==> flow/design.v <==
module counter_4_bit  
     (
         input  wire       clk          ,
         input  wire       rst          ,
         input  wire       enable       ,
		 output wire [3:0] count       
     );
reg [3:0] data ;
always @(posedge clk or negedge rst)
     begin
	     if(!rst)
	         begin			 
			     data <= 4'b0000 ; 	
			 end
	     else if (enable)
		     begin
                 data <= data + 4'b0001  ; 					     
	         end	
	 end
assign count =  data ;
endmodule
module ifft_add_sub  
     (
         input  wire  signed [15:0]  op_1       ,      
         input  wire  signed [15:0]  op_2       ,      
		 output wire  signed [15:0]  sum_out    ,      
		 output wire  signed [15:0]  sub_out           
     );
assign sum_out = op_1 + op_2 ;
assign sub_out = op_1 - op_2 ;
endmodule
module ifft_complex_multipier  
     (
         input  wire signed [15:0] op_1_real   ,
         input  wire signed [15:0] op_1_imag   ,
         input  wire signed [15:0] op_2_real   ,		 
         input  wire signed [15:0] op_2_imag   ,
         output wire signed [15:0] result_real ,
         output wire signed [15:0] result_imag 
     );
reg signed [31:0] op1r_x_op2r ;
reg signed [31:0] op1r_x_op2i ;
reg signed [31:0] op1i_x_op2r ;
reg signed [31:0] op1i_x_op2i ;
reg signed [31:0] o_r ;
reg signed [31:0] o_i ;
always @(*)
     begin	 
         op1r_x_op2r = op_1_real*op_2_real;  
         op1r_x_op2i = op_1_real*op_2_imag;  
         op1i_x_op2r = op_1_imag*op_2_real;  
         op1i_x_op2i = op_1_imag*op_2_imag; 
         o_r = op1r_x_op2r-op1i_x_op2i;  
         o_i = op1i_x_op2r+op1r_x_op2i;
	 end	 
assign result_real = o_r[25:10];
assign result_imag = o_i[25:10];
endmodule
module ifft_controller  
     (
         input  wire       clk               ,
         input  wire       rst               ,
         input  wire       enable            ,
		 input wire [3:0]  count             ,
         output reg        wr_enable_ram_3   ,
         output reg        wr_enable_ram_1_2 ,
         output reg        i_o_ctrl          ,       
		 output reg        ctrl              ,
         output reg        shift             ,
		 output reg        sel               ,       
		 output reg        count_en          ,       
		 output reg        done              ,    
		 output reg [3:0]  ram_1_rd_add      ,
         output reg [3:0]  ram_2_rd_add      ,
		 output reg [2:0]  ram_3_rd_add      ,
		 output reg [3:0]  ram_1_2_wr_add    ,
		 output reg [2:0]  ram_3_wr_add      ,
		 output reg [3:0]  rom_rd_add        
     );
localparam  [6:0] idle            = 7'b0000000,
                  phase_a         = 7'b0000001,
                  phase_b_1       = 7'b0000011,
                  phase_b_2       = 7'b0000010,
                  phase_b_3       = 7'b0000110,
                  phase_b_4       = 7'b0000111,
                  phase_b_5       = 7'b0000101,
                  phase_b_6       = 7'b0000100,
                  phase_b_7       = 7'b0001100,
                  phase_b_8       = 7'b0001101,
                  phase_b_9       = 7'b0001111,
                  phase_b_10      = 7'b0001110,
                  phase_b_11      = 7'b0001010,
                  phase_b_12      = 7'b0001011,
                  phase_b_13      = 7'b0001001,
                  phase_b_14      = 7'b0001000,
                  phase_b_15      = 7'b0011000,
                  phase_b_16      = 7'b0011001,
                  phase_c_1       = 7'b0011011,
                  phase_c_2       = 7'b0011010,
                  phase_c_3       = 7'b0011110,
                  phase_c_4       = 7'b0011111,
                  phase_c_5       = 7'b0011101,
                  phase_c_6       = 7'b0011100,
                  phase_c_7       = 7'b0010100,
                  phase_c_8       = 7'b0010101,
                  phase_c_9       = 7'b0010111,
                  phase_c_10      = 7'b0010110,
                  phase_c_11      = 7'b0010010,
                  phase_c_12      = 7'b0010011,
                  phase_c_13      = 7'b0010001,
                  phase_c_14      = 7'b0010000,
                  phase_c_15      = 7'b0110000,
                  phase_c_16      = 7'b0110001,
                  phase_d_1       = 7'b0110011,
                  phase_d_2       = 7'b0110010,
                  phase_d_3       = 7'b0110110,
                  phase_d_4       = 7'b0110111,
                  phase_d_5       = 7'b0110101,
                  phase_d_6       = 7'b0110100,
                  phase_d_7       = 7'b0111100,
                  phase_d_8       = 7'b0111101,
                  phase_d_9       = 7'b0111111,
                  phase_d_10      = 7'b0111110,
                  phase_d_11      = 7'b0111010,
                  phase_d_12      = 7'b0111011,
                  phase_d_13      = 7'b0111001,
                  phase_d_14      = 7'b0111000,
                  phase_d_15      = 7'b0101000,
                  phase_d_16      = 7'b0101001,
                  phase_e_1       = 7'b0101011,
                  phase_e_2       = 7'b0101010,
                  phase_e_3       = 7'b0101110,
                  phase_e_4       = 7'b0101111,
                  phase_e_5       = 7'b0101101,
                  phase_e_6       = 7'b0101100,
                  phase_e_7       = 7'b0100100,
                  phase_e_8       = 7'b0100101,
                  phase_e_9       = 7'b0100111,
                  phase_e_10      = 7'b0100110,
                  phase_e_11      = 7'b0100010,
                  phase_e_12      = 7'b0100011,
                  phase_e_13      = 7'b0100001,
                  phase_e_14      = 7'b0100000,
                  phase_e_15      = 7'b1100000,
                  phase_e_16      = 7'b1100001;	
reg         [6:0] current_state , next_state ;
always @(posedge clk or negedge rst)
     begin
	     if(!rst)
	         begin			 
			     current_state <= idle ; 	
			 end	    
	     else 
		     begin
			     current_state <= next_state ; 	
			 end 			 
	 end	 
always @(*)
     begin
         wr_enable_ram_3   = 1'b0 ;
         wr_enable_ram_1_2 = 1'b0 ;
         i_o_ctrl          = 1'b0 ;           
		 ctrl              = 1'b0 ;           
         shift             = 1'b0 ;
         count_en          = 1'b0 ;
		 sel               = 1'b0 ;           
		 done              = 1'b0 ;           
		 ram_1_rd_add      = 4'b0000 ;
         ram_2_rd_add      = 4'b0000 ;
		 ram_3_rd_add      = 3'b000  ;
		 ram_1_2_wr_add    = 4'b0000 ;
		 ram_3_wr_add      = 3'b000  ;
		 rom_rd_add        = 4'b0000  ;
	     case(current_state)
		     idle : 
			         begin
					     wr_enable_ram_3   = 1'b0 ;
					     wr_enable_ram_1_2 = 1'b0 ;
					     i_o_ctrl          = 1'b0 ;   
					     ctrl              = 1'b0 ;   
					     shift             = 1'b0 ;
					     count_en          = 1'b0 ;
					     sel               = 1'b0 ;   
					     done              = 1'b0 ;   
					     ram_1_rd_add      = 4'b0000 ;
					     ram_2_rd_add      = 4'b0000 ;
					     ram_3_rd_add      = 3'b000  ;
					     ram_1_2_wr_add    = 4'b0000 ;
					     ram_3_wr_add      = 3'b000  ;
						 rom_rd_add        = 4'b0000  ;
					 end
		     phase_a : 
			         begin
					     wr_enable_ram_1_2 = 1'b1 ;
					     i_o_ctrl          = 1'b1 ;   
					     shift             = 1'b1 ;
					     count_en          = 1'b1 ;
					     sel               = 1'b1 ;    
					 end					 
             phase_b_1 : 
			         begin
                         wr_enable_ram_3   = 1'b1 ;
                         wr_enable_ram_1_2 = 1'b1 ;  
                         ram_1_rd_add      = 4'b0000 ;
                         ram_2_rd_add      = 4'b1000 ;
                         ram_1_2_wr_add    = 4'b0000 ;
                         ram_3_wr_add      = 3'b000  ;
					 end
             phase_b_2 : 
			         begin
                         wr_enable_ram_3   = 1'b1 ;
                         wr_enable_ram_1_2 = 1'b1 ;  
                         ram_1_rd_add      = 4'b0001 ;
                         ram_2_rd_add      = 4'b1001 ;
                         ram_1_2_wr_add    = 4'b0001 ;
                         ram_3_wr_add      = 3'b001  ;
					 end
             phase_b_3 : 
			         begin
					     wr_enable_ram_3   = 1'b1 ;
						 wr_enable_ram_1_2 = 1'b1 ;  
						 ram_1_rd_add      = 4'b0010 ;
						 ram_2_rd_add      = 4'b1010 ;
						 ram_1_2_wr_add    = 4'b0010 ;
						 ram_3_wr_add      = 3'b010  ;
					 end
             phase_b_4 : 
			         begin
					     wr_enable_ram_3   = 1'b1 ;
						 wr_enable_ram_1_2 = 1'b1 ;  
						 ram_1_rd_add      = 4'b0011 ;
						 ram_2_rd_add      = 4'b1011 ;
						 ram_1_2_wr_add    = 4'b0011 ;
						 ram_3_wr_add      = 3'b011  ;
					 end
             phase_b_5 : 
			         begin
					     wr_enable_ram_3   = 1'b1 ;
						 wr_enable_ram_1_2 = 1'b1 ;  
						 ram_1_rd_add      = 4'b0100 ;
						 ram_2_rd_add      = 4'b1100 ;
						 ram_1_2_wr_add    = 4'b1000 ;
						 ram_3_wr_add      = 3'b100  ;
					 end
             phase_b_6 : 
			         begin
					     wr_enable_ram_3   = 1'b1 ;
						 wr_enable_ram_1_2 = 1'b1 ;  
						 ram_1_rd_add      = 4'b0101 ;
						 ram_2_rd_add      = 4'b1101 ;
						 ram_1_2_wr_add    = 4'b1001 ;
						 ram_3_wr_add      = 3'b101  ;					    
					 end
             phase_b_7 : 
			         begin						    
					     wr_enable_ram_3   = 1'b1 ;
						 wr_enable_ram_1_2 = 1'b1 ;  
						 ram_1_rd_add      = 4'b0110 ;
						 ram_2_rd_add      = 4'b1110 ;
						 ram_1_2_wr_add    = 4'b1010 ;
						 ram_3_wr_add      = 3'b110  ;					  		 
					 end
             phase_b_8 : 
			         begin
					     wr_enable_ram_3   = 1'b1 ;
						 wr_enable_ram_1_2 = 1'b1 ;  
						 ram_1_rd_add      = 4'b0111 ;
						 ram_2_rd_add      = 4'b1111 ;
						 ram_1_2_wr_add    = 4'b1011 ;
						 ram_3_wr_add      = 3'b111  ;	
					 end
             phase_b_9 : 
			         begin
						 wr_enable_ram_1_2 = 1'b1 ;
						 ctrl              = 1'b1 ;    
						 ram_3_rd_add      = 3'b000  ;
						 ram_1_2_wr_add    = 4'b0100 ;
						 rom_rd_add        = 4'b0000  ;
					 end
             phase_b_10 : 
			         begin
						 wr_enable_ram_1_2 = 1'b1 ;
						 ctrl              = 1'b1 ;    
						 ram_3_rd_add      = 3'b001  ;
						 ram_1_2_wr_add    = 4'b0101 ;
						 rom_rd_add        = 3'b001  ;
					 end
             phase_b_11 : 
			         begin
						 wr_enable_ram_1_2 = 1'b1 ;
						 ctrl              = 1'b1 ;    
						 ram_3_rd_add      = 3'b010  ;
						 ram_1_2_wr_add    = 4'b0110 ;
						 rom_rd_add        = 4'b0010  ;
					 end
             phase_b_12 : 
			         begin
						 wr_enable_ram_1_2 = 1'b1 ;
						 ctrl              = 1'b1 ;    
						 ram_3_rd_add      = 3'b011  ;
						 ram_1_2_wr_add    = 4'b0111 ;
						 rom_rd_add        = 4'b0011  ;
					 end
             phase_b_13 : 
			         begin
						 wr_enable_ram_1_2 = 1'b1 ;
						 ctrl              = 1'b1 ;    
						 ram_3_rd_add      = 3'b100  ;
						 ram_1_2_wr_add    = 4'b1100 ;
						 rom_rd_add        = 4'b0100  ;
					 end
             phase_b_14 : 
			         begin
						 wr_enable_ram_1_2 = 1'b1 ;
						 ctrl              = 1'b1 ;    
						 ram_3_rd_add      = 3'b101  ;
						 ram_1_2_wr_add    = 4'b1101 ;
						 rom_rd_add        = 4'b0101  ;				    
					 end
             phase_b_15 : 
			         begin
						 wr_enable_ram_1_2 = 1'b1 ;
						 ctrl              = 1'b1 ;    
						 ram_3_rd_add      = 3'b110  ;
						 ram_1_2_wr_add    = 4'b1110 ;
						 rom_rd_add        = 4'b0110  ;	
					 end
             phase_b_16 : 
			         begin
						 wr_enable_ram_1_2 = 1'b1 ;
						 ctrl              = 1'b1 ;    
						 ram_3_rd_add      = 3'b111  ;
						 ram_1_2_wr_add    = 4'b1111 ;
						 rom_rd_add        = 4'b0111  ;	
					 end
             phase_c_1 : 
			         begin
                         wr_enable_ram_3   = 1'b1 ;
                         wr_enable_ram_1_2 = 1'b1 ;  
                         ram_1_rd_add      = 4'b0000 ;
                         ram_2_rd_add      = 4'b1000 ;
                         ram_1_2_wr_add    = 4'b0000 ;
                         ram_3_wr_add      = 3'b000  ;					     
					 end
             phase_c_2 : 
			         begin
                         wr_enable_ram_3   = 1'b1 ;
                         wr_enable_ram_1_2 = 1'b1 ;  
                         ram_1_rd_add      = 4'b0001 ;
                         ram_2_rd_add      = 4'b1001 ;
                         ram_1_2_wr_add    = 4'b0001 ;
                         ram_3_wr_add      = 3'b001  ;						    
					 end
             phase_c_3 : 
			         begin
                         wr_enable_ram_3   = 1'b1 ;
                         wr_enable_ram_1_2 = 1'b1 ;  
                         ram_1_rd_add      = 4'b0010 ;
                         ram_2_rd_add      = 4'b1010 ;
                         ram_1_2_wr_add    = 4'b1000 ;
                         ram_3_wr_add      = 3'b010  ;						    
					 end
             phase_c_4 : 
			         begin
                         wr_enable_ram_3   = 1'b1 ;
                         wr_enable_ram_1_2 = 1'b1 ;  
                         ram_1_rd_add      = 4'b0011 ;
                         ram_2_rd_add      = 4'b1011 ;
                         ram_1_2_wr_add    = 4'b1001 ;
                         ram_3_wr_add      = 3'b011  ;
					 end
             phase_c_5 :                                           
			         begin
						 wr_enable_ram_1_2 = 1'b1 ;
						 ctrl              = 1'b1 ;    
						 ram_3_rd_add      = 3'b000  ;
						 ram_1_2_wr_add    = 4'b0010 ;
						 rom_rd_add        = 4'b1000  ;						    
					 end
             phase_c_6 : 
			         begin
						 wr_enable_ram_1_2 = 1'b1 ;
						 ctrl              = 1'b1 ;    
						 ram_3_rd_add      = 3'b001  ;
						 ram_1_2_wr_add    = 4'b0011 ;
						 rom_rd_add        = 4'b1001  ;						    
					 end
             phase_c_7 : 
			         begin
						 wr_enable_ram_1_2 = 1'b1 ;
						 ctrl              = 1'b1 ;    
						 ram_3_rd_add      = 3'b010  ;
						 ram_1_2_wr_add    = 4'b1010 ;
						 rom_rd_add        = 4'b1010  ;						    
					 end
             phase_c_8 : 
			         begin
						 wr_enable_ram_1_2 = 1'b1 ;
						 ctrl              = 1'b1 ;    
						 ram_3_rd_add      = 3'b011  ;
						 ram_1_2_wr_add    = 4'b1011 ;
						 rom_rd_add        = 4'b1011  ;						    
					 end
             phase_c_9 :                                   
			         begin
                         wr_enable_ram_3   = 1'b1 ;
                         wr_enable_ram_1_2 = 1'b1 ;  
                         ram_1_rd_add      = 4'b0100 ;
                         ram_2_rd_add      = 4'b1100 ;
                         ram_1_2_wr_add    = 4'b0100 ;
                         ram_3_wr_add      = 3'b000  ;					    
					 end
             phase_c_10 : 
			         begin
                         wr_enable_ram_3   = 1'b1 ;
                         wr_enable_ram_1_2 = 1'b1 ;  
                         ram_1_rd_add      = 4'b0101 ;
                         ram_2_rd_add      = 4'b1101 ;
                         ram_1_2_wr_add    = 4'b0101 ;
                         ram_3_wr_add      = 3'b001  ;						    
					 end
             phase_c_11 : 
			         begin
                         wr_enable_ram_3   = 1'b1 ;
                         wr_enable_ram_1_2 = 1'b1 ;  
                         ram_1_rd_add      = 4'b0110 ;
                         ram_2_rd_add      = 4'b1110 ;
                         ram_1_2_wr_add    = 4'b1100 ;
                         ram_3_wr_add      = 3'b010  ;						    
					 end
             phase_c_12 : 
			         begin
                         wr_enable_ram_3   = 1'b1 ;
                         wr_enable_ram_1_2 = 1'b1 ;  
                         ram_1_rd_add      = 4'b0111 ;
                         ram_2_rd_add      = 4'b1111 ;
                         ram_1_2_wr_add    = 4'b1101 ;
                         ram_3_wr_add      = 3'b011  ;						    
					 end
             phase_c_13 : 
			         begin
						 wr_enable_ram_1_2 = 1'b1 ;
						 ctrl              = 1'b1 ;    
						 ram_3_rd_add      = 3'b000  ;
						 ram_1_2_wr_add    = 4'b0110 ;
						 rom_rd_add        = 4'b1000  ;							    
					 end
             phase_c_14 : 
			         begin
						 wr_enable_ram_1_2 = 1'b1 ;
						 ctrl              = 1'b1 ;    
						 ram_3_rd_add      = 3'b001  ;
						 ram_1_2_wr_add    = 4'b0111 ;
						 rom_rd_add        = 4'b1001  ;						    
					 end
             phase_c_15 : 
			         begin
						 wr_enable_ram_1_2 = 1'b1 ;
						 ctrl              = 1'b1 ;    
						 ram_3_rd_add      = 3'b010  ;
						 ram_1_2_wr_add    = 4'b1110 ;
						 rom_rd_add        = 4'b1010  ;						    
					 end
             phase_c_16 : 
			         begin
						 wr_enable_ram_1_2 = 1'b1 ;
						 ctrl              = 1'b1 ;    
						 ram_3_rd_add      = 3'b011  ;
						 ram_1_2_wr_add    = 4'b1111 ;
						 rom_rd_add        = 4'b1011  ;						    
					 end
             phase_d_1 :                                        
			         begin
                         wr_enable_ram_3   = 1'b1 ;
                         wr_enable_ram_1_2 = 1'b1 ;  
                         ram_1_rd_add      = 4'b0000 ;
                         ram_2_rd_add      = 4'b1000 ;
                         ram_1_2_wr_add    = 4'b0000 ;
                         ram_3_wr_add      = 3'b000  ;
					 end
             phase_d_2 : 
			         begin
                         wr_enable_ram_3   = 1'b1 ;
                         wr_enable_ram_1_2 = 1'b1 ;  
                         ram_1_rd_add      = 4'b0001 ;
                         ram_2_rd_add      = 4'b1001 ;
                         ram_1_2_wr_add    = 4'b1000 ;
                         ram_3_wr_add      = 3'b001  ;					    
					 end
             phase_d_3 : 
			         begin
						 wr_enable_ram_1_2 = 1'b1 ;
						 ctrl              = 1'b1 ;    
						 ram_3_rd_add      = 3'b000  ;
						 ram_1_2_wr_add    = 4'b0001;
						 rom_rd_add        = 4'b1100  ;						    
					 end
             phase_d_4 : 
			         begin
						 wr_enable_ram_1_2 = 1'b1 ;
						 ctrl              = 1'b1 ;    
						 ram_3_rd_add      = 3'b001  ;
						 ram_1_2_wr_add    = 4'b1001 ;
						 rom_rd_add        = 4'b1101  ;						    
					 end
             phase_d_5 :                                          
			         begin
					     wr_enable_ram_3   = 1'b1 ;
						 wr_enable_ram_1_2 = 1'b1 ;  
						 ram_1_rd_add      = 4'b0010 ;
						 ram_2_rd_add      = 4'b1010 ;
						 ram_1_2_wr_add    = 4'b0010 ;
						 ram_3_wr_add      = 3'b000  ;	 
					 end
             phase_d_6 : 
			         begin
					     wr_enable_ram_3   = 1'b1 ;
						 wr_enable_ram_1_2 = 1'b1 ;  
						 ram_1_rd_add      = 4'b0011 ;
						 ram_2_rd_add      = 4'b1011 ;
						 ram_1_2_wr_add    = 4'b1010 ;
						 ram_3_wr_add      = 3'b001  ;						    					  		 
					 end
             phase_d_7 : 
			         begin
						 wr_enable_ram_1_2 = 1'b1 ;
						 ctrl              = 1'b1 ;    
						 ram_3_rd_add      = 3'b000 ;
						 ram_1_2_wr_add    = 4'b0011 ;
						 rom_rd_add        = 4'b1100  ;						    
					 end
             phase_d_8 : 
			         begin
						 wr_enable_ram_1_2 = 1'b1 ;
						 ctrl              = 1'b1 ;    
						 ram_3_rd_add      = 3'b001 ;
						 ram_1_2_wr_add    = 4'b1011 ;
						 rom_rd_add        = 4'b1101  ;						    					  		 
					 end
             phase_d_9 :                                              
			         begin
					     wr_enable_ram_3   = 1'b1 ;
						 wr_enable_ram_1_2 = 1'b1 ;  
						 ram_1_rd_add      = 4'b0100 ;
						 ram_2_rd_add      = 4'b1100 ;
						 ram_1_2_wr_add    = 4'b0100 ;
						 ram_3_wr_add      = 3'b000  ;						    
					 end
             phase_d_10 : 
			         begin
					     wr_enable_ram_3   = 1'b1 ;
						 wr_enable_ram_1_2 = 1'b1 ;  
						 ram_1_rd_add      = 4'b0101 ;
						 ram_2_rd_add      = 4'b1101 ;
						 ram_1_2_wr_add    = 4'b1100 ;
						 ram_3_wr_add      = 3'b001  ;					    
					 end
             phase_d_11 : 
			         begin
						 wr_enable_ram_1_2 = 1'b1 ;
						 ctrl              = 1'b1 ;    
						 ram_3_rd_add      = 3'b000 ;
						 ram_1_2_wr_add    = 4'b0101 ;
						 rom_rd_add        = 4'b1100  ;						    
					 end
             phase_d_12 : 
			         begin
						 wr_enable_ram_1_2 = 1'b1 ;
						 ctrl              = 1'b1 ;    
						 ram_3_rd_add      = 3'b001 ;
						 ram_1_2_wr_add    = 4'b1101 ;
						 rom_rd_add        = 4'b1101  ;	
					 end
             phase_d_13 :                                          
			         begin
					     wr_enable_ram_3   = 1'b1 ;
						 wr_enable_ram_1_2 = 1'b1 ;  
						 ram_1_rd_add      = 4'b0110 ;
						 ram_2_rd_add      = 4'b1110 ;
						 ram_1_2_wr_add    = 4'b0110 ;
						 ram_3_wr_add      = 3'b000  ;						    					  		 
					 end
             phase_d_14 : 
			         begin
					     wr_enable_ram_3   = 1'b1 ;
						 wr_enable_ram_1_2 = 1'b1 ;  
						 ram_1_rd_add      = 4'b0111 ;
						 ram_2_rd_add      = 4'b1111 ;
						 ram_1_2_wr_add    = 4'b1110 ;
						 ram_3_wr_add      = 3'b001  ;						    					  		 
					 end
             phase_d_15 : 
			         begin
						 wr_enable_ram_1_2 = 1'b1 ;
						 ctrl              = 1'b1 ;    
						 ram_3_rd_add      = 3'b000 ;
						 ram_1_2_wr_add    = 4'b0111 ;
						 rom_rd_add        = 4'b1100  ;						    
					 end
             phase_d_16 : 
			         begin
						 wr_enable_ram_1_2 = 1'b1 ;
						 ctrl              = 1'b1 ;    
						 ram_3_rd_add      = 3'b001 ;
						 ram_1_2_wr_add    = 4'b1111 ;
						 rom_rd_add        = 4'b1101  ;						    					  		 
					 end
             phase_e_1 :                                                     
			         begin
					     wr_enable_ram_3   = 1'b1 ;
						 ram_1_rd_add      = 4'b0000 ;
						 ram_2_rd_add      = 4'b1000 ;
						 ram_3_wr_add      = 3'b000  ;
						 done              = 1'b1 ;						 
					 end
             phase_e_2 : 
			         begin
						 ctrl              = 1'b1 ;    
						 ram_3_rd_add      = 3'b000 ;
						 rom_rd_add        = 4'b1110  ;	
						 done              = 1'b1 ;						 
					 end
             phase_e_3 : 
			         begin
					     wr_enable_ram_3   = 1'b1 ;
						 ram_1_rd_add      = 4'b0001 ;
						 ram_2_rd_add      = 4'b1001 ;
						 ram_3_wr_add      = 3'b000  ;	
						 done              = 1'b1 ;						 
					 end
             phase_e_4 : 
			         begin
						 ctrl              = 1'b1 ;    
						 ram_3_rd_add      = 3'b000 ;
						 rom_rd_add        = 4'b1110  ;	
						 done              = 1'b1 ;						 
					 end
             phase_e_5 : 
			         begin
					     wr_enable_ram_3   = 1'b1 ;
						 ram_1_rd_add      = 4'b0010 ;
						 ram_2_rd_add      = 4'b1010 ;
						 ram_3_wr_add      = 3'b000  ;	
						 done              = 1'b1 ;						 
					 end
             phase_e_6 : 
			         begin
						 ctrl              = 1'b1 ;    
						 ram_3_rd_add      = 3'b000 ;
						 rom_rd_add        = 4'b1110  ;	
						 done              = 1'b1 ;						 
					 end
             phase_e_7 : 
			         begin
					     wr_enable_ram_3   = 1'b1 ;
						 ram_1_rd_add      = 4'b0011 ;
						 ram_2_rd_add      = 4'b1011;
						 ram_3_wr_add      = 3'b000  ;	
						 done              = 1'b1 ;						 
					 end
             phase_e_8 : 
			         begin
						 ctrl              = 1'b1 ;    
						 ram_3_rd_add      = 3'b000 ;
						 rom_rd_add        = 4'b1110  ;	
						 done              = 1'b1 ;						 
					 end
             phase_e_9 : 
			         begin
					     wr_enable_ram_3   = 1'b1 ;
						 ram_1_rd_add      = 4'b0100 ;
						 ram_2_rd_add      = 4'b1100 ;
						 ram_3_wr_add      = 3'b000  ;	
						 done              = 1'b1 ;						 
					 end
             phase_e_10 : 
			         begin
						 ctrl              = 1'b1 ;    
						 ram_3_rd_add      = 3'b000 ;
						 rom_rd_add        = 4'b1110  ;	
						 done              = 1'b1 ;						 
					 end
             phase_e_11 : 
			         begin
					     wr_enable_ram_3   = 1'b1 ;
						 ram_1_rd_add      = 4'b0101 ;
						 ram_2_rd_add      = 4'b1101 ;
						 ram_3_wr_add      = 3'b000  ;	
						 done              = 1'b1 ;						 
					 end
             phase_e_12 : 
			         begin
						 ctrl              = 1'b1 ;    
						 ram_3_rd_add      = 3'b000 ;
						 rom_rd_add        = 4'b1110  ;	
						 done              = 1'b1 ;						 
					 end
             phase_e_13 : 
			         begin
					     wr_enable_ram_3   = 1'b1 ;
						 ram_1_rd_add      = 4'b0110 ;
						 ram_2_rd_add      = 4'b1110 ;
						 ram_3_wr_add      = 3'b000  ;	
						 done              = 1'b1 ;						 
					 end
             phase_e_14 : 
			         begin
						 ctrl              = 1'b1 ;    
						 ram_3_rd_add      = 3'b000 ;
						 rom_rd_add        = 4'b1110  ;	
						 done              = 1'b1 ;						 
					 end
             phase_e_15 : 
			         begin
					     wr_enable_ram_3   = 1'b1 ;
						 ram_1_rd_add      = 4'b0111 ;
						 ram_2_rd_add      = 4'b1111 ;
						 ram_3_wr_add      = 3'b000  ;	
						 done              = 1'b1 ;			
						 done              = 1'b1 ;						 
					 end
             phase_e_16 : 
			         begin
						 ctrl              = 1'b1 ;    
						 ram_3_rd_add      = 3'b000 ;
						 rom_rd_add        = 4'b1110  ;
						 done              = 1'b1 ;						 
					 end				 
             default :
			 	     begin
					     wr_enable_ram_3   = 1'b0 ;
					     wr_enable_ram_1_2 = 1'b0 ;
					     i_o_ctrl          = 1'b0 ;   
					     ctrl              = 1'b0 ;   
					     shift             = 1'b0 ;
					     count_en          = 1'b0 ;
					     sel               = 1'b0 ;   
					     done              = 1'b0 ;   
					     ram_1_rd_add      = 4'b0000 ;
					     ram_2_rd_add      = 4'b0000 ;
					     ram_3_rd_add      = 3'b000  ;
					     ram_1_2_wr_add    = 4'b0000 ;
					     ram_3_wr_add      = 3'b000  ;
					     rom_rd_add        = 3'b000  ;
					 end						 
		 endcase
     end		 
always @(*)
     begin
	     case(current_state)
		     idle : 
			         begin
					     if (enable==1'b1)
					         begin
					 	  	     next_state = phase_a ;			 							 
					         end
					     else 
						     begin
							     next_state = idle ;							 							 
							 end					 
					 end
		     phase_a : 
			         begin
					     if (count == 4'b1111)
					         begin
					 	  	     next_state = phase_b_1 ;			 	  					 
					         end
					     else 
						     begin
							     next_state = phase_a ;							 							 
							 end					 
					 end					 
             phase_b_1 : 
			         begin
					 	 next_state = phase_b_2 ;			 							 
					 end
             phase_b_2 : 
			         begin
					 	 next_state = phase_b_3 ;			 							 
					 end
             phase_b_3 : 
			         begin
					 	 next_state = phase_b_4 ;			 							 
					 end
             phase_b_4 : 
			         begin
					 	 next_state = phase_b_5 ;			 							 
					 end
             phase_b_5 : 
			         begin
					 	 next_state = phase_b_6 ;			 							 
					 end
             phase_b_6 : 
			         begin
					 	 next_state = phase_b_7 ;			 							 
					 end
             phase_b_7 : 
			         begin
					 	 next_state = phase_b_8 ;			 							 
					 end
             phase_b_8 : 
			         begin
					 	 next_state = phase_b_9 ;			 							 
					 end
             phase_b_9 : 
			         begin
					 	 next_state = phase_b_10 ;			 							 
					 end
             phase_b_10 : 
			         begin
					 	 next_state = phase_b_11 ;			 							 
					 end
             phase_b_11 : 
			         begin
					 	 next_state = phase_b_12 ;			 							 
					 end
             phase_b_12 : 
			         begin
					 	 next_state = phase_b_13 ;			 							 
					 end
             phase_b_13 : 
			         begin
					 	 next_state = phase_b_14 ;			 							 
					 end
             phase_b_14 : 
			         begin
					 	 next_state = phase_b_15 ;			 							 
					 end
             phase_b_15 : 
			         begin
					 	 next_state = phase_b_16 ;			 							 
					 end
             phase_b_16 : 
			         begin
					 	 next_state = phase_c_1 ;		                 							 
					 end
             phase_c_1 : 
			         begin
					 	 next_state = phase_c_2 ;			 							 
					 end
             phase_c_2 : 
			         begin
					 	 next_state = phase_c_3 ;			 							 
					 end
             phase_c_3 : 
			         begin
					 	 next_state = phase_c_4 ;			 							 
					 end
             phase_c_4 : 
			         begin
					 	 next_state = phase_c_5 ;			 							 
					 end
             phase_c_5 : 
			         begin
					 	 next_state = phase_c_6 ;			 							 
					 end
             phase_c_6 : 
			         begin
					 	 next_state = phase_c_7 ;			 							 
					 end
             phase_c_7 : 
			         begin
					 	 next_state = phase_c_8 ;			 							 
					 end
             phase_c_8 : 
			         begin
					 	 next_state = phase_c_9 ;			 							 
					 end
             phase_c_9 : 
			         begin
					 	 next_state = phase_c_10 ;			 							 
					 end
             phase_c_10 : 
			         begin
					 	 next_state = phase_c_11 ;			 							 
					 end
             phase_c_11 : 
			         begin
					 	 next_state = phase_c_12 ;			 							 
					 end
             phase_c_12 : 
			         begin
					 	 next_state = phase_c_13 ;			 							 
					 end
             phase_c_13 : 
			         begin
					 	 next_state = phase_c_14 ;			 							 
					 end
             phase_c_14 : 
			         begin
					 	 next_state = phase_c_15 ;			 							 
					 end
             phase_c_15 : 
			         begin
					 	 next_state = phase_c_16 ;			 							 
					 end
             phase_c_16 : 
			         begin
					 	 next_state = phase_d_1 ;			 							 
					 end
             phase_d_1 : 
			         begin
					 	 next_state = phase_d_2 ;			 							 
					 end
             phase_d_2 : 
			         begin
					 	 next_state = phase_d_3 ;			 							 
					 end
             phase_d_3 : 
			         begin
					 	 next_state = phase_d_4 ;			 							 
					 end
             phase_d_4 : 
			         begin
					 	 next_state = phase_d_5 ;			 							 
					 end
             phase_d_5 : 
			         begin
					 	 next_state = phase_d_6 ;			 							 
					 end
             phase_d_6 : 
			         begin
					 	 next_state = phase_d_7 ;			 							 
					 end
             phase_d_7 : 
			         begin
					 	 next_state = phase_d_8 ;			 							 
					 end
             phase_d_8 : 
			         begin
					 	 next_state = phase_d_9 ;			 							 
					 end
             phase_d_9 : 
			         begin
					 	 next_state = phase_d_10 ;			 							 
					 end
             phase_d_10 : 
			         begin
					 	 next_state = phase_d_11 ;			 							 
					 end
             phase_d_11 : 
			         begin
					 	 next_state = phase_d_12 ;			 							 
					 end
             phase_d_12 : 
			         begin
					 	 next_state = phase_d_13 ;			 							 
					 end
             phase_d_13 : 
			         begin
					 	 next_state = phase_d_14 ;			 							 
					 end
             phase_d_14 : 
			         begin
					 	 next_state = phase_d_15 ;			 							 
					 end
             phase_d_15 : 
			         begin
					 	 next_state = phase_d_16 ;			 							 
					 end
             phase_d_16 : 
			         begin
					 	 next_state = phase_e_1 ;			 							 
					 end
             phase_e_1 : 
			         begin
					 	 next_state = phase_e_2 ;			 							 
					 end
             phase_e_2 : 
			         begin
					 	 next_state = phase_e_3 ;			 							 
					 end
             phase_e_3 : 
			         begin
					 	 next_state = phase_e_4 ;			 							 
					 end
             phase_e_4 : 
			         begin
					 	 next_state = phase_e_5 ;			 							 
					 end
             phase_e_5 : 
			         begin
					 	 next_state = phase_e_6 ;			 							 
					 end
             phase_e_6 : 
			         begin
					 	 next_state = phase_e_7 ;			 							 
					 end
             phase_e_7 : 
			         begin
					 	 next_state = phase_e_8 ;			 							 
					 end
             phase_e_8 : 
			         begin
					 	 next_state = phase_e_9 ;			 							 
					 end
             phase_e_9 : 
			         begin
					 	 next_state = phase_e_10 ;			 							 
					 end
             phase_e_10 : 
			         begin
					 	 next_state = phase_e_11 ;			 							 
					 end
             phase_e_11 : 
			         begin
					 	 next_state = phase_e_12 ;			 							 
					 end
             phase_e_12 : 
			         begin
					 	 next_state = phase_e_13 ;			 							 
					 end
             phase_e_13 : 
			         begin
					 	 next_state = phase_e_14 ;			 							 
					 end
             phase_e_14 : 
			         begin
					 	 next_state = phase_e_15 ;			 							 
					 end
             phase_e_15 : 
			         begin
					 	 next_state = phase_e_16 ;			 							 
					 end
             phase_e_16 : 
			         begin
					 	 next_state = idle ;			 							 
					 end					 
             default :
			 	     begin
				         next_state = idle ;			 							 
					 end						 
		 endcase
	 end			 
endmodule
module ifft_mux  
     (
         input  wire [15:0] in_0,
         input  wire [15:0] in_1,
         input  wire        sel ,
         output reg  [15:0] out 
     );
always @(*)
     begin
	     case(sel)
			 2'b0:  
			     begin
				     out = in_0;
				 end
			 2'b1:  
			     begin
				     out = in_1;
				 end
         endcase		 
	 end	 
endmodule
module ifft_mux_add  
     (
         input  wire [3:0] in_0,
         input  wire [3:0] in_1,
         input  wire        sel ,
         output reg  [3:0] out 
     );
always @(*)
     begin
	     case(sel)
			 2'b0:  
			     begin
				     out = in_0;
				 end
			 2'b1:  
			     begin
				     out = in_1;
				 end
         endcase		 
	 end	 
endmodule
module ifft_p2s  
     (
	     input   wire           clk      ,
	     input   wire           rst      ,
	     input   wire           wr_en    ,
	     input   wire           shift    ,
		 input   wire  [3:0]    count    ,   
         input   wire  [15:0]   in_0     ,
         input   wire  [15:0]   in_1     ,
         input   wire  [15:0]   in_2     ,
         input   wire  [15:0]   in_3     ,
         input   wire  [15:0]   in_4     ,
         input   wire  [15:0]   in_5     ,
         input   wire  [15:0]   in_6     ,
         input   wire  [15:0]   in_7     ,
         input   wire  [15:0]   in_8     ,
         input   wire  [15:0]   in_9     ,
         input   wire  [15:0]   in_10    ,
         input   wire  [15:0]   in_11    ,
		 output  wire  [15:0]   data_out     
     );
reg    [15:0] r_0     ;
reg    [15:0] r_1     ;
reg    [15:0] r_2     ;
reg    [15:0] r_3     ;
reg    [15:0] r_4     ;
reg    [15:0] r_5     ;
reg    [15:0] r_6     ;
reg    [15:0] r_7     ;
reg    [15:0] r_8     ;
reg    [15:0] r_9     ;
reg    [15:0] r_10    ;
reg    [15:0] r_11    ;
always @(posedge clk or negedge rst )
     begin
	     if(!rst)
		     begin
			     r_0   <= 16'h0000;
				 r_1   <= 16'h0000;
				 r_2   <= 16'h0000;
				 r_3   <= 16'h0000;
				 r_4   <= 16'h0000;
				 r_5   <= 16'h0000;
				 r_6   <= 16'h0000;
				 r_7   <= 16'h0000;
				 r_8   <= 16'h0000;
				 r_9   <= 16'h0000;
				 r_10  <= 16'h0000;
				 r_11  <= 16'h0000;
			 end
         else if(shift)
		     begin         
			     r_0   <= r_1      ;
			     r_1   <= r_2      ;
			     r_2   <= r_3      ;
			     r_3   <= r_4      ;
			     r_4   <= r_5      ;
			     r_5   <= r_6      ;
			     r_6   <= r_7      ;
			     r_7   <= r_8      ;
			     r_8   <= r_9      ;
			     r_9   <= r_10     ;
			     r_10  <= r_11     ;
			     r_11  <= 16'h0000 ;
             end			 
	     else if(wr_en) 
		     begin
 			     r_0   <= in_0 ;
			     r_1   <= in_1 ;
			     r_2   <= in_2 ;
			     r_3   <= in_3 ;
			     r_4   <= in_4 ;
			     r_5   <= in_5 ;
			     r_6   <= in_6 ;
			     r_7   <= in_7 ;
			     r_8   <= in_8 ;
			     r_9   <= in_9 ;
			     r_10  <= in_10;
			     r_11  <= in_11;	
			 end	
	 end	 
assign data_out = r_0 ;
endmodule
module ifft_ram  
    #( 
	     parameter DATA_WIDTH = 16, 
	     parameter ADDR_WIDTH = 4, 
	     parameter DEPTH      = 16
     )
     (
         input   wire                        clk                       ,
         input   wire                        rst                       ,
         input   wire                        wr_en                     ,
         input   wire  [ADDR_WIDTH-1:0]      rd_add                    ,
         input   wire  [ADDR_WIDTH-1:0]      wr_add                    ,
		   input   wire  [DATA_WIDTH-1:0]      data_in                   ,
		   output  wire   [DATA_WIDTH-1:0]      data_out                  
     );
reg   [DATA_WIDTH-1:0] mem [2**ADDR_WIDTH-1:0];
always @(posedge clk )
     begin
         if(wr_en) 
		     begin
 			     mem[wr_add] <= data_in ;
			 end				 
	 end	 
			assign	  data_out  = mem [rd_add] ;
endmodule
module ifft_tf_rom  
     (
         input  wire  [3 :0]   rd_add    ,
		 output reg   [15:0]   data_out_imag ,
		 output reg   [15:0]   data_out_real
     );
always @(*)
     begin
	     case(rd_add)
             4'b0000: data_out_imag=16'b0000000000000000;     
             4'b0001: data_out_imag=16'b0000000110000111;     
             4'b0010: data_out_imag=16'b0000001011010100;     
             4'b0011: data_out_imag=16'b0000001110110010;     
             4'b0100: data_out_imag=16'b0000010000000000;     
             4'b0101: data_out_imag=16'b0000001110110010;     
             4'b0110: data_out_imag=16'b0000001011010100;     
             4'b0111: data_out_imag=16'b0000000110000111;     
             4'b1000: data_out_imag=16'b0000000000000000;     
             4'b1001: data_out_imag=16'b0000001011010100;     
             4'b1010: data_out_imag=16'b0000010000000000;     
             4'b1011: data_out_imag=16'b0000001011010100;     
             4'b1100: data_out_imag=16'b0000000000000000;     
             4'b1101: data_out_imag=16'b0000010000000000;     
             4'b1110: data_out_imag=16'b0000000000000000;     
			 default: data_out_imag=16'b0000000000000000;     
         endcase    
	 end
always @(*)
     begin
	     case(rd_add)
             4'b0000: data_out_real=16'b0000010000000000;     
             4'b0001: data_out_real=16'b0000001110110010;     
             4'b0010: data_out_real=16'b0000001011010100;     
             4'b0011: data_out_real=16'b0000000110000111;     
             4'b0100: data_out_real=16'b0000000000000000;     
             4'b0101: data_out_real=16'b1111111001111000;     
             4'b0110: data_out_real=16'b1111110100101011;     
             4'b0111: data_out_real=16'b1111110001001101;     
             4'b1000: data_out_real=16'b0000010000000000;     
             4'b1001: data_out_real=16'b0000001011010100;     
             4'b1010: data_out_real=16'b0000000000000000;     
             4'b1011: data_out_real=16'b1111110100101011;     
             4'b1100: data_out_real=16'b0000010000000000;     
             4'b1101: data_out_real=16'b0000000000000000;     
             4'b1110: data_out_real=16'b0000010000000000;     
			 default: data_out_real=16'b0000000000000000;     
         endcase    
	 end
endmodule
module ifft_top 
     (
         input   wire           clk           ,                 
         input   wire           rst           ,                 
		 input   wire           ifft_enable   ,                 
		 input   wire  [15:0]   in_0_real     ,                 
         input   wire  [15:0]   in_1_real     ,                 
         input   wire  [15:0]   in_2_real     ,                 
         input   wire  [15:0]   in_3_real     ,                 
         input   wire  [15:0]   in_4_real     ,                 
         input   wire  [15:0]   in_5_real     ,                 
         input   wire  [15:0]   in_6_real     ,                 
         input   wire  [15:0]   in_7_real     ,                 
         input   wire  [15:0]   in_8_real     ,                 
         input   wire  [15:0]   in_9_real     ,                 
         input   wire  [15:0]   in_10_real    ,                 
         input   wire  [15:0]   in_11_real    ,                 
		 input   wire  [15:0]   in_0_imag     ,                 
         input   wire  [15:0]   in_1_imag     ,                 
         input   wire  [15:0]   in_2_imag     ,                 
         input   wire  [15:0]   in_3_imag     ,                 
         input   wire  [15:0]   in_4_imag     ,                 
         input   wire  [15:0]   in_5_imag     ,                 
         input   wire  [15:0]   in_6_imag     ,                 
         input   wire  [15:0]   in_7_imag     ,                 
         input   wire  [15:0]   in_8_imag     ,                 
         input   wire  [15:0]   in_9_imag     ,                 
         input   wire  [15:0]   in_10_imag    ,                 
         input   wire  [15:0]   in_11_imag    ,                 
		 output  wire  [15:0]   ifft_out_real ,                 
		 output  wire  [15:0]   ifft_out_imag ,                 
		 output  wire           finish                          
     );
wire [15:0] w_1 ;                                           
wire [15:0] w_2 ;                                           
wire [15:0] w_3 ;                                           
wire [15:0] w_4 ;                                           
wire [15:0] w_5 ;                                           
wire [15:0] w_6 ;                                           
wire [15:0] w_7 ;                                           
wire [15:0] w_8 ;                                           
wire [15:0] w_9 ;                                           
wire [15:0] w_10 ;                                          
wire [15:0] w_11;                                           
wire [15:0] w_12 ;                                          
wire [15:0] w_13;                                           
wire [15:0] w_14 ;                                          
wire [15:0] w_15;                                           
wire [15:0] w_16 ;                                          
wire [15:0] w_17;                                           
wire [15:0] w_18 ;                                          
wire [15:0] w_19;                                           
wire [15:0] w_20 ;                                          
wire [3:0]  wr_add_ram_1_2;                                 
wire [3:0]  wr_add_ctrl ;                                   
wire [3:0]  count ;                                         
wire [3:0]  ram_1_rd_add ;                                  
wire [3:0]  ram_2_rd_add ;                                  
wire [3:0]  rom_rd_add   ;                                  
wire [2:0]  ram_3_rd_add ;                                  
wire [2:0]  ram_3_wr_add ;                                  
wire        shift ;                                         
wire        sel ;                                           
wire        ctrl ;                                          
wire        count_en ;                                      
wire        wr_enable_ram_3  ;                              
wire        wr_enable_ram_1_2;                              
wire        i_o_ctrl ;                                      
ifft_controller  control_unit
     (
         .clk               (clk) ,
         .rst               (rst) ,
         .enable            (ifft_enable) ,
		 .count             (count) ,
         .wr_enable_ram_3   (wr_enable_ram_3) ,
         .wr_enable_ram_1_2 (wr_enable_ram_1_2) ,
         .i_o_ctrl          (i_o_ctrl) ,       
		 .ctrl              (ctrl) ,
         .shift             (shift) ,
		 .sel               (sel) ,            
		 .count_en          (count_en) ,       
		 .done              (finish) ,      
		 .ram_1_rd_add      (ram_1_rd_add) ,
         .ram_2_rd_add      (ram_2_rd_add) ,
		 .ram_3_rd_add      (ram_3_rd_add) ,
		 .ram_1_2_wr_add    (wr_add_ctrl) ,
		 .ram_3_wr_add      (ram_3_wr_add) ,
		 .rom_rd_add        (rom_rd_add) 
     );
ifft_add_sub   butterfly_real 
     (
         .op_1    (w_9)   ,      
         .op_2    (w_11)  ,      
		 .sum_out (w_17)  ,      
		 .sub_out (w_18)         
     );
ifft_add_sub   butterfly_imag 
     (
         .op_1    (w_10)  ,      
         .op_2    (w_12)  ,      
		 .sum_out (w_19)  ,      
		 .sub_out (w_20)         
     );
ifft_complex_multipier  complex_multipier
     (
         .op_1_real   (w_13),
         .op_1_imag   (w_14),
         .op_2_real   (w_7),		 
         .op_2_imag   (w_8),
         .result_real (w_15),
         .result_imag (w_16)
     );
ifft_tf_rom  rom_tf
     (
         .rd_add        (rom_rd_add),
		 .data_out_imag (w_8),
		 .data_out_real (w_7)
     );
ifft_ram   
    #( 
	     .DATA_WIDTH(16) , 
	     .ADDR_WIDTH(4 ) , 
	     .DEPTH     (16) 
     )
	 ram_1_real
     (
         .clk       (clk)   ,
         .rst       (rst)   ,
         .wr_en     (wr_enable_ram_1_2)   ,
         .rd_add    (ram_1_rd_add)   ,
         .wr_add    (wr_add_ram_1_2)   ,
		 .data_in   (w_3)   ,
		 .data_out  (w_9)   
     );
ifft_ram   
    #( 
	     .DATA_WIDTH(16) , 
	     .ADDR_WIDTH(4 ) , 
	     .DEPTH     (16) 
     )
	 ram_1_imag
     (
         .clk       (clk)   ,
         .rst       (rst)   ,
         .wr_en     (wr_enable_ram_1_2)   ,
         .rd_add    (ram_1_rd_add)   ,
         .wr_add    (wr_add_ram_1_2)   ,
		 .data_in   (w_4)   ,
		 .data_out  (w_10)   
     );
ifft_ram   
    #( 
	     .DATA_WIDTH(16) , 
	     .ADDR_WIDTH(4 ) , 
	     .DEPTH     (16) 
     )
	 ram_2_real
     (
         .clk       (clk)   ,
         .rst       (rst)   ,
         .wr_en     (wr_enable_ram_1_2)   ,
         .rd_add    (ram_2_rd_add)   ,
         .wr_add    (wr_add_ram_1_2)   ,
		 .data_in   (w_3)   ,
		 .data_out  (w_11)   
     );
ifft_ram   
    #( 
	     .DATA_WIDTH(16) , 
	     .ADDR_WIDTH(4 ) , 
	     .DEPTH     (16) 
     )
	 ram_2_imag
     (
         .clk       (clk)   ,
         .rst       (rst)   ,
         .wr_en     (wr_enable_ram_1_2)   ,
         .rd_add    (ram_2_rd_add)   ,
         .wr_add    (wr_add_ram_1_2)   ,
		 .data_in   (w_4)   ,
		 .data_out  (w_12)   
     );
ifft_ram   
    #( 
	     .DATA_WIDTH(16) , 
	     .ADDR_WIDTH(3 ) , 
	     .DEPTH     (16) 
     )
	 ram_3_real
     (
         .clk       (clk)   ,
         .rst       (rst)   ,
         .wr_en     (wr_enable_ram_3)   ,
         .rd_add    (ram_3_rd_add)   ,
         .wr_add    (ram_3_wr_add)   ,
		 .data_in   (w_18)   ,
		 .data_out  (w_13)   
     );
ifft_ram   
    #( 
	     .DATA_WIDTH(16) , 
	     .ADDR_WIDTH(3 ) , 
	     .DEPTH     (16) 
     )
	 ram_3_imag
     (
         .clk       (clk)   ,
         .rst       (rst)   ,
         .wr_en     (wr_enable_ram_3)   ,
         .rd_add    (ram_3_rd_add)   ,
         .wr_add    (ram_3_wr_add)   ,
		 .data_in   (w_20)   ,
		 .data_out  (w_14)   
     );
ifft_p2s  p2s_real
     (
	     .clk      (clk),
	     .rst      (rst),
	     .wr_en    (ifft_enable),
	     .shift    (shift),
		 .count    (count),   
         .in_0     (in_0_real ),
         .in_1     (in_1_real ),
         .in_2     (in_2_real ),
         .in_3     (in_3_real ),
         .in_4     (in_4_real ),
         .in_5     (in_5_real ),
         .in_6     (in_6_real ),
         .in_7     (in_7_real ),
         .in_8     (in_8_real ),
         .in_9     (in_9_real ),
         .in_10    (in_10_real),
         .in_11    (in_11_real),
		 .data_out (w_1)    
     );
ifft_p2s  p2s_imag
     (
	     .clk      (clk),
	     .rst      (rst),
	     .wr_en    (ifft_enable),
	     .shift    (shift),
		 .count    (count),   
         .in_0     (in_0_imag ),
         .in_1     (in_1_imag ),
         .in_2     (in_2_imag ),
         .in_3     (in_3_imag ),
         .in_4     (in_4_imag ),
         .in_5     (in_5_imag ),
         .in_6     (in_6_imag ),
         .in_7     (in_7_imag ),
         .in_8     (in_8_imag ),
         .in_9     (in_9_imag ),
         .in_10    (in_10_imag),
         .in_11    (in_11_imag),
		 .data_out (w_2)    
     );
counter_4_bit  counter_phase_a
     (
         .clk      (clk)         ,
         .rst      (rst)         ,
         .enable   (count_en)    ,
		 .count    (count)   
     );
ifft_mux_add   wr_address_mux_ram_1
     (
         .in_0 (wr_add_ctrl) ,
         .in_1 (count) ,
         .sel  (sel) ,
         .out  (wr_add_ram_1_2)
     );
ifft_mux  input_mux_real
     (
         .in_0 (w_5),
         .in_1 (w_1),
         .sel  (i_o_ctrl),
         .out  (w_3)
     );
ifft_mux  input_mux_imag
     (
         .in_0 (w_6),
         .in_1 (w_2),
         .sel  (i_o_ctrl),
         .out  (w_4)
     );	 
ifft_mux  ctrl_mux_real
     (
         .in_0 (w_17),
         .in_1 (w_15),
         .sel  (ctrl),
         .out  (w_5)
     );
ifft_mux  ctrl_mux_imag
     (
         .in_0 (w_19),
         .in_1 (w_16),
         .sel  (ctrl),
         .out  (w_6)
     );	 
assign ifft_out_real = w_3 ;                                           
assign ifft_out_imag = w_4 ;                                           
endmodule
Appendix: tool output

* Tool chain data of ifft_top
Module ifft_top before and after one edit of its RTL, step after step.
Lines under "unedited" count in the file above, lines under "edited" in the edited file.
"difference" is "edited" less "unedited", of the values as shown; "rel. change" is that difference over "unedited", in percent.
Operators: Yosys type, input widths -> output width; for muxes data width and select width s.
Library cell names are shortened.
A cell with n/a has no value.
- Top module :: ifft_top
- Clock :: clk
- Library :: sky130hd
- Library corner :: tt_025C_1v80

* Edit of the RTL
Unified diff, file above to edited file.
This change comes from a script, not from a designer. The edited design behaves differently; no optimisation was intended.
#+begin_src diff
@@ -47,5 +47,5 @@
 always @(*)
      begin	 
-         op1r_x_op2r = op_1_real*op_2_real;  
+         op1r_x_op2r = op_1_real+op_2_real;  
          op1r_x_op2i = op_1_real*op_2_imag;  
          op1i_x_op2r = op_1_imag*op_2_real;  
#+end_src

* Word level
Yosys after proc, flatten, opt, wreduce and memory -nomap, before mapping. Memory bits, and registers merged into a memory's read port (data or address), are not among the register bits. Print and check cells are not counted.
Memory sizes are those after Yosys's memory passes, which may raise the word count (mostly to a power of two), join words into wider ones and drop unused or constant bits.
** Storage and ports
- flip-flop bits (word level) :: unedited 395, edited 395, difference 0, rel. change 0.00%
- bits in writable memories :: unedited 1280, edited 1280, difference 0, rel. change 0.00%
- memory bits (read-only) :: unedited 4128, edited 4128, difference 0, rel. change 0.00%
- memories kept :: unedited 9, edited 9, difference 0, rel. change 0.00%
- bits of input ports :: unedited 387, edited 387, difference 0, rel. change 0.00%
- output and inout port bits :: unedited 33, edited 33, difference 0, rel. change 0.00%
** Cells by class
- add/subtract/negate cells :: unedited 7, edited 8, difference +1, rel. change +14.29%
- $mul :: unedited 4, edited 3, difference -1, rel. change -25.00%
- equal/unequal tests :: unedited 65, edited 65, difference 0, rel. change 0.00%
- multiplexer cells :: unedited 64, edited 64, difference 0, rel. change 0.00%
- bitwise operators :: unedited 3, edited 3, difference 0, rel. change 0.00%
- reduce/logical cells :: unedited 2, edited 2, difference 0, rel. change 0.00%
** Memories
- shape (words x width / read and write ports) :: unedited 128 x 29 bit 1R0W; 16 x 16 bit 1R0W; ram_1_imag.mem 16 x 16 bit 1R1W; ram_1_real.mem 16 x 16 bit 1R1W; ram_2_imag.mem 16 x 16 bit 1R1W; ram_2_real.mem 16 x 16 bit 1R1W; (+3), edited 128 x 29 bit 1R0W; 16 x 16 bit 1R0W; ram_1_imag.mem 16 x 16 bit 1R1W; ram_1_real.mem 16 x 16 bit 1R1W; ram_2_imag.mem 16 x 16 bit 1R1W; ram_2_real.mem 16 x 16 bit 1R1W; (+3)
A list marked (+n) leaves out that many cells.
** Operator list
- $mul 16x16->26 :: unedited 4, edited 3, difference -1, rel. change -25.00%
- $add 16x16->17 :: unedited 0, edited 1, difference +1
Unchanged operator kinds not shown: 24.

* Longest topological paths
Depth = most cells in a row (Yosys ltp): at word level without a register or memory, in the mapped netlist without a sequential cell, where the memories' decode and read muxes count.
** Logic depth
- depth after elaboration :: unedited 5, edited 5, difference 0, rel. change 0.00%
- ABC_AREA :: unedited 0, edited 0
- gate-level depth with buffers :: unedited 48, edited 53, difference +5, rel. change +10.42%
- gate-level depth less buffers :: unedited 41, edited 48, difference +7, rel. change +17.07%

* Netlist
Yosys stat after the flow's synthesis: flattened, memories mapped to cells. It holds for the ABC_AREA given above (unset counts as 0); a run with the other value may have another netlist.
** Cell types
- inv_1 :: unedited 1041, edited 786, difference -255, rel. change -24.50%
- fa_1 :: unedited 764, edited 532, difference -232, rel. change -30.37%
- nand2_1 :: unedited 1167, edited 1242, difference +75, rel. change +6.43%
- mux2i_1 :: unedited 503, edited 430, difference -73, rel. change -14.51%
- nor2_1 :: unedited 528, edited 458, difference -70, rel. change -13.26%
- clkbuf_1 :: unedited 335, edited 269, difference -66, rel. change -19.70%
- and3_1 :: unedited 9, edited 67, difference +58, rel. change +644.44%
- nand3_1 :: unedited 360, edited 306, difference -54, rel. change -15.00%
- ha_1 :: unedited 390, edited 342, difference -48, rel. change -12.31%
- a311oi_1 :: unedited 13, edited 56, difference +43, rel. change +330.77%
- a31oi_1 :: unedited 32, edited 69, difference +37, rel. change +115.62%
- mux2_2 :: unedited 39, edited 5, difference -34, rel. change -87.18%
- or2_2 :: unedited 93, edited 61, difference -32, rel. change -34.41%
- a211oi_1 :: unedited 40, edited 10, difference -30, rel. change -75.00%
- a21oi_1 :: unedited 127, edited 150, difference +23, rel. change +18.11%
- buf_1 :: unedited 36, edited 58, difference +22, rel. change +61.11%
- xnor2_1 :: unedited 132, edited 113, difference -19, rel. change -14.39%
- buf_2 :: unedited 25, edited 43, difference +18, rel. change +72.00%
Unchanged cell types not shown: 10.
The list need not be complete.
** Synthesis totals
- standard cells after synthesis :: unedited 7677, edited 7024, difference -653, rel. change -8.51%
- chip area (Yosys) (µm²) :: unedited 80702.4, edited 73521.8, difference -7180.6, rel. change -8.90%
- sequential area (µm²) :: unedited 32946.6, edited 32946.6, difference 0.0, rel. change 0.00%
- mapped flip-flops :: unedited 1163, edited 1163, difference 0, rel. change 0.00%
- buffers :: unedited 404, edited 380, difference -24, rel. change -5.94%
The figures by module come from a second, unflattened synthesis with its own total; it is not the netlist above.
** Unflattened totals
- cell total of the unflattened synthesis :: unedited 8164, edited 7271, difference -893, rel. change -10.94%
- area (unflattened synthesis) (µm²) :: unedited 106332.0, edited 98489.5, difference -7842.5, rel. change -7.38%
Each row is one instance without its submodules.
** By module, unedited
- ifft_ram :: times used 4, cells 416, area 9721.8 µm²
- ifft_complex_multipier :: times used 1, cells 3639, area 33216.9 µm²
- ifft_p2s :: times used 2, cells 815, area 8838.5 µm²
- ifft_ram :: times used 2, cells 198, area 4973.5 µm²
- ifft_add_sub :: times used 2, cells 219, area 1562.7 µm²
- ifft_controller :: times used 1, cells 239, area 1724.2 µm²
- ifft_mux :: times used 4, cells 18, area 249.0 µm²
- ifft_tf_rom :: times used 1, cells 71, area 553.0 µm²
- counter_4_bit :: times used 1, cells 11, area 160.2 µm²
- ifft_mux_add :: times used 1, cells 4, area 45.0 µm²
- ifft_top :: times used 1, cells 0, area 0.0 µm²
** By module, edited
- ifft_ram :: times used 4, cells 416, area 9721.8 µm²
- ifft_complex_multipier :: times used 1, cells 2746, area 25374.3 µm²
- ifft_p2s :: times used 2, cells 815, area 8838.5 µm²
- ifft_ram :: times used 2, cells 198, area 4973.5 µm²
- ifft_add_sub :: times used 2, cells 219, area 1562.7 µm²
- ifft_controller :: times used 1, cells 239, area 1724.2 µm²
- ifft_mux :: times used 4, cells 18, area 249.0 µm²
- ifft_tf_rom :: times used 1, cells 71, area 553.0 µm²
- counter_4_bit :: times used 1, cells 11, area 160.2 µm²
- ifft_mux_add :: times used 1, cells 4, area 45.0 µm²
- ifft_top :: times used 1, cells 0, area 0.0 µm²

* Worst setup path after synthesis
Source: OpenSTA report_checks on the synthesized netlist (no wires, ideal clock, input and output delay 20% of the period each), path of least setup slack; recovery checks are left aside. Register names are those of the netlist, which keeps one name where synthesis merged equal registers.
** Path after synthesis
- kind :: unedited flip-flop to output port, edited flip-flop to output port
- start :: unedited register control_unit.current_state[1], edited register control_unit.current_state[2]
- end :: unedited output ifft_out_real[14], edited output ifft_out_real[15]
- clock period (ns) :: unedited 13.6, edited 13.6, difference 0.0, rel. change 0.00%
- output delay (ns) :: unedited 2.720, edited 2.720, difference 0.000, rel. change 0.00%
- launch time at the first pin (ns) :: unedited 0.000, edited 0.000, difference 0.000
- data arrival time (ns) :: unedited 10.963, edited 11.225, difference +0.262, rel. change +2.39%
- data required time (ns) :: unedited 10.880, edited 10.880, difference 0.000, rel. change 0.00%
- setup slack (ns) :: unedited -0.083, edited -0.345, difference -0.262
- delay of the path (ns) :: unedited 10.963, edited 11.225, difference +0.262, rel. change +2.39%
- driving pins on the path :: unedited 45, edited 49, difference +4, rel. change +8.89%
- buffers on the path :: unedited 9, edited 7, difference -2, rel. change -22.22%
- synthesis period reached (ns) :: unedited 13.683, edited 13.945, difference +0.262, rel. change +1.91%
"delay of the path" is the arrival time less input delay plus setup time.
A path that ends at an output port has no setup time.
"driving pins on the path": output pins that drive a net of the path, with the launching flip-flop's if there is one; two outputs of one cell count as two.
"synthesis period reached" is the clock period less the worst setup slack; recovery checks do not enter. This is arithmetic on one report: input and output delays are still those of the set period (20% each).
Between the ends stands the longest chain of elaborated cells between them, by number of cells; it is not shown to be the way that was timed. Of several equally long chains one is given.
A line is the first line of the expression or statement that the cell stems from. Yosys adds cells for indexed reads and writes and turns some case tables into memories.
The chain passes a memory read, where the word-level depth is cut; so it can be longer than that depth.
Between the ends, after synthesis, unedited:
- Path through :: dfrtp_1 clkbuf_1 inv_1 ha_1 clkbuf_1 nand2b_1 a311oi_1 a211oi_4 buf_2 buf_4 buf_4 buf_2 clkbuf_1 ha_1 clkbuf_1 nand2_1 o22a_1 nor2_1 [9 not listed] fa_1 fa_1 fa_1 fa_1 inv_1 fa_1 inv_1 ha_1 nand3_1 nor2_1 a21oi_1 nand2_1 o21bai_2 a221oi_2 o21ai_1 xor2_1 mux2i_1 a21oi_1
- Cells in the longest elaborated chain :: 6
** Ends and longest elaborated chain, after synthesis, unedited
- from (decl) :: RTL line 146 : reg         [6:0] current_state , next_state ;
- from (assign) :: RTL line 151 : current_state <= idle ;
- from (assign) :: RTL line 155 : current_state <= next_state ;
- $mem_v2 128x29 :: RTL line 174 : case(current_state)
- $mem_v2 8x16 :: RTL line 1176 : reg   [DATA_WIDTH-1:0] mem [2**ADDR_WIDTH-1:0];
- $mul 16x16->26 :: RTL line 49 : op1r_x_op2r = op_1_real*op_2_real;
- $sub 26x26->26 :: RTL line 53 : o_r = op1r_x_op2r-op1i_x_op2i;
- $pmux 16 s2 x2 :: RTL line 1045 : case(sel)
- to (decl) :: RTL line 1264 : output wire [15:0] ifft_out_real ,
Between the ends, after synthesis, edited:
- Path through :: dfrtp_1 buf_6 clkbuf_1 inv_1 ha_1 mux2_2 a211oi_2 nor2_1 buf_2 buf_2 buf_2 buf_1 buf_2 nand2_1 nand3_1 a31oi_1 inv_1 ha_1 [13 not listed] inv_1 fa_1 inv_1 fa_1 fa_1 fa_1 inv_1 ha_1 a21o_1 a21o_1 a21oi_1 o31ai_1 a41oi_2 o21ai_1 a2111oi_2 nor2_1 mux2i_1 o31ai_1
- Cells in the longest elaborated chain :: 6
** Ends and longest elaborated chain, after synthesis, edited
- from (decl) :: RTL line 146 : reg         [6:0] current_state , next_state ;
- from (assign) :: RTL line 151 : current_state <= idle ;
- from (assign) :: RTL line 155 : current_state <= next_state ;
- $mem_v2 128x29 :: RTL line 174 : case(current_state)
- $mem_v2 8x16 :: RTL line 1176 : reg   [DATA_WIDTH-1:0] mem [2**ADDR_WIDTH-1:0];
- $mul 16x16->26 :: RTL line 52 : op1i_x_op2i = op_1_imag*op_2_imag;
- $sub 26x26->26 :: RTL line 53 : o_r = op1r_x_op2r-op1i_x_op2i;
- $pmux 16 s2 x2 :: RTL line 1045 : case(sel)
- to (decl) :: RTL line 1264 : output wire [15:0] ifft_out_real ,

* Worst path after layout
From the final timing report of the runs of set A: the path of least setup slack in the routed layout; clock arrival at registers is part of the times.
** Path post-layout
- kind :: unedited flip-flop to output port, edited flip-flop to output port
- start :: unedited register control_unit.current_state[2], edited register control_unit.current_state[1]
- end :: unedited output ifft_out_real[15], edited output ifft_out_imag[15]
- clock period (ns) :: unedited 13.5, edited 13.5, difference 0.0, rel. change 0.00%
- output delay (ns) :: unedited 2.70, edited 2.70, difference 0.00, rel. change 0.00%
- launch time at the first pin (ns) :: unedited 0.78, edited 0.74, difference -0.04, rel. change -5.13%
- data arrival time (ns) :: unedited 10.57, edited 10.56, difference -0.01, rel. change -0.09%
- data required time (ns) :: unedited 10.80, edited 10.80, difference 0.00, rel. change 0.00%
- setup slack (ns) :: unedited 0.23, edited 0.24, difference +0.01
- driving pins on the path :: unedited 38, edited 44, difference +6, rel. change +15.79%
- buffers on the path :: unedited 9, edited 7, difference -2, rel. change -22.22%
Between the ends stands the longest chain of elaborated cells between them, by number of cells; it is not shown to be the way that was timed. Of several equally long chains one is given.
The chain passes a memory read, where the word-level depth is cut; so it can be longer than that depth.
Between the ends, post-layout, unedited:
- Path through :: dfrtp_2 buf_4 xnor2_2 mux2_4 a211oi_4 buf_6 buf_12 buf_16 mux2i_1 a211oi_2 a31oi_4 buf_4 clkbuf_16 buf_4 or2_2 fa_1 inv_1 fa_1 [2 not listed] inv_1 fa_1 fa_2 fa_1 fa_1 inv_1 fa_1 inv_1 ha_1 a21o_1 a21o_1 a221oi_2 buf_4 o2111ai_1 xnor2_1 o21ai_1 o21ai_2 buf_6
- Cells in the longest elaborated chain :: 6
** Ends and longest elaborated chain, post-layout, unedited
- from (decl) :: RTL line 146 : reg         [6:0] current_state , next_state ;
- from (assign) :: RTL line 151 : current_state <= idle ;
- from (assign) :: RTL line 155 : current_state <= next_state ;
- $mem_v2 128x29 :: RTL line 174 : case(current_state)
- $mem_v2 8x16 :: RTL line 1176 : reg   [DATA_WIDTH-1:0] mem [2**ADDR_WIDTH-1:0];
- $mul 16x16->26 :: RTL line 49 : op1r_x_op2r = op_1_real*op_2_real;
- $sub 26x26->26 :: RTL line 53 : o_r = op1r_x_op2r-op1i_x_op2i;
- $pmux 16 s2 x2 :: RTL line 1045 : case(sel)
- to (decl) :: RTL line 1264 : output wire [15:0] ifft_out_real ,
Between the ends, post-layout, edited:
- Path through :: dfrtp_1 inv_2 ha_1 nor2b_4 o21ai_1 nor4_2 or2_4 inv_8 buf_4 ha_1 o22ai_4 clkinv_4 buf_4 buf_4 nor2_4 xor2_1 ha_1 a21o_1 [8 not listed] fa_1 fa_1 inv_1 ha_1 o2111ai_4 or3_4 a2111oi_4 buf_4 o211ai_4 a21oi_2 nor4_2 buf_4 o31a_1 xnor2_2 o21ai_2 o21ai_2 buf_6 buf_6
- Cells in the longest elaborated chain :: 6
** Ends and longest elaborated chain, post-layout, edited
- from (decl) :: RTL line 146 : reg         [6:0] current_state , next_state ;
- from (assign) :: RTL line 151 : current_state <= idle ;
- from (assign) :: RTL line 155 : current_state <= next_state ;
- $mem_v2 128x29 :: RTL line 174 : case(current_state)
- $mem_v2 8x16 :: RTL line 1176 : reg   [DATA_WIDTH-1:0] mem [2**ADDR_WIDTH-1:0];
- $mul 16x16->26 :: RTL line 51 : op1i_x_op2r = op_1_imag*op_2_real;
- $add 26x26->26 :: RTL line 54 : o_i = op1i_x_op2r+op1r_x_op2i;
- $pmux 16 s2 x2 :: RTL line 1045 : case(sel)
- to (decl) :: RTL line 1265 : output wire [15:0] ifft_out_imag ,

* Measured runs
Runs of the flow (Yosys, OpenROAD) on both versions; the two runs of a pair have the same settings. The constraints put input and output delay at 20% of the set period each and load the outputs with 0.01 pF.
Flow settings, set A:
- period_ns :: 13.5
- CAP_MARGIN :: 20
- CORE_MARGIN :: 2
- CORE_UTILIZATION :: 40
- SLEW_MARGIN :: 20
** Final reports, set A
- area of the synthesized netlist (µm²) :: unedited 80702.4, edited 73521.8, difference -7180.6, rel. change -8.90%
- full die area (µm²) :: unedited 205363.0, edited 187251.0, difference -18112.0, rel. change -8.82%
- standard-cell area after layout (µm²) :: unedited 95959.5, edited 88317.2, difference -7642.3, rel. change -7.96%
- utilization in the final report (%) :: unedited 48.0, edited 48.3, difference +0.3
- worst setup slack after layout (ns) :: unedited 0.230, edited 0.239, difference +0.009
- final setup TNS (ns) :: unedited 0.000, edited 0.000, difference 0.000
- worst hold slack (ns) :: unedited 0.448, edited 0.432, difference -0.016
- total design power (µW) :: unedited 7447, edited 7866, difference +419, rel. change +5.63%
- achieved clock period (ns) :: unedited 13.270, edited 13.261, difference -0.009, rel. change -0.07%
Flow settings, set B:
- ABC_AREA :: 0
- CAP_MARGIN :: 25
- CELL_PAD_IN_SITES_DETAIL_PLACEMENT :: 2
- CORE_UTILIZATION :: 20
- CTS_CLUSTER_DIAMETER :: 392
- GPL_ROUTABILITY_DRIVEN :: 1
- PLACE_DENSITY_LB_ADDON :: 0.0
- SETUP_SLACK_MARGIN :: -1.48
- period_ns :: 20.0
- CORE_MARGIN :: 2
- SLEW_MARGIN :: 20
** Final reports, set B
- area of the synthesized netlist (µm²) :: unedited 80702.4, edited 73521.8, difference -7180.6, rel. change -8.90%
- full die area (µm²) :: unedited 408609.0, edited 372472.0, difference -36137.0, rel. change -8.84%
- standard-cell area after layout (µm²) :: unedited 97771.3, edited 89384.5, difference -8386.8, rel. change -8.58%
- utilization in the final report (%) :: unedited 24.3, edited 24.4, difference +0.1
- worst setup slack after layout (ns) :: unedited 1.053, edited 1.268, difference +0.215
- final setup TNS (ns) :: unedited 0.000, edited 0.000, difference 0.000
- worst hold slack (ns) :: unedited 0.454, edited 0.449, difference -0.005
- total design power (µW) :: unedited 5728, edited 5685, difference -43, rel. change -0.75%
- achieved clock period (ns) :: unedited 18.947, edited 18.732, difference -0.215, rel. change -1.13%
"achieved clock period" means the clock period less the worst setup slack. The figure is calculated, with input and output delays left at 20% of the set period.
"total design power" rests on the timing tool's default activity at the inputs, not on a simulated workload.
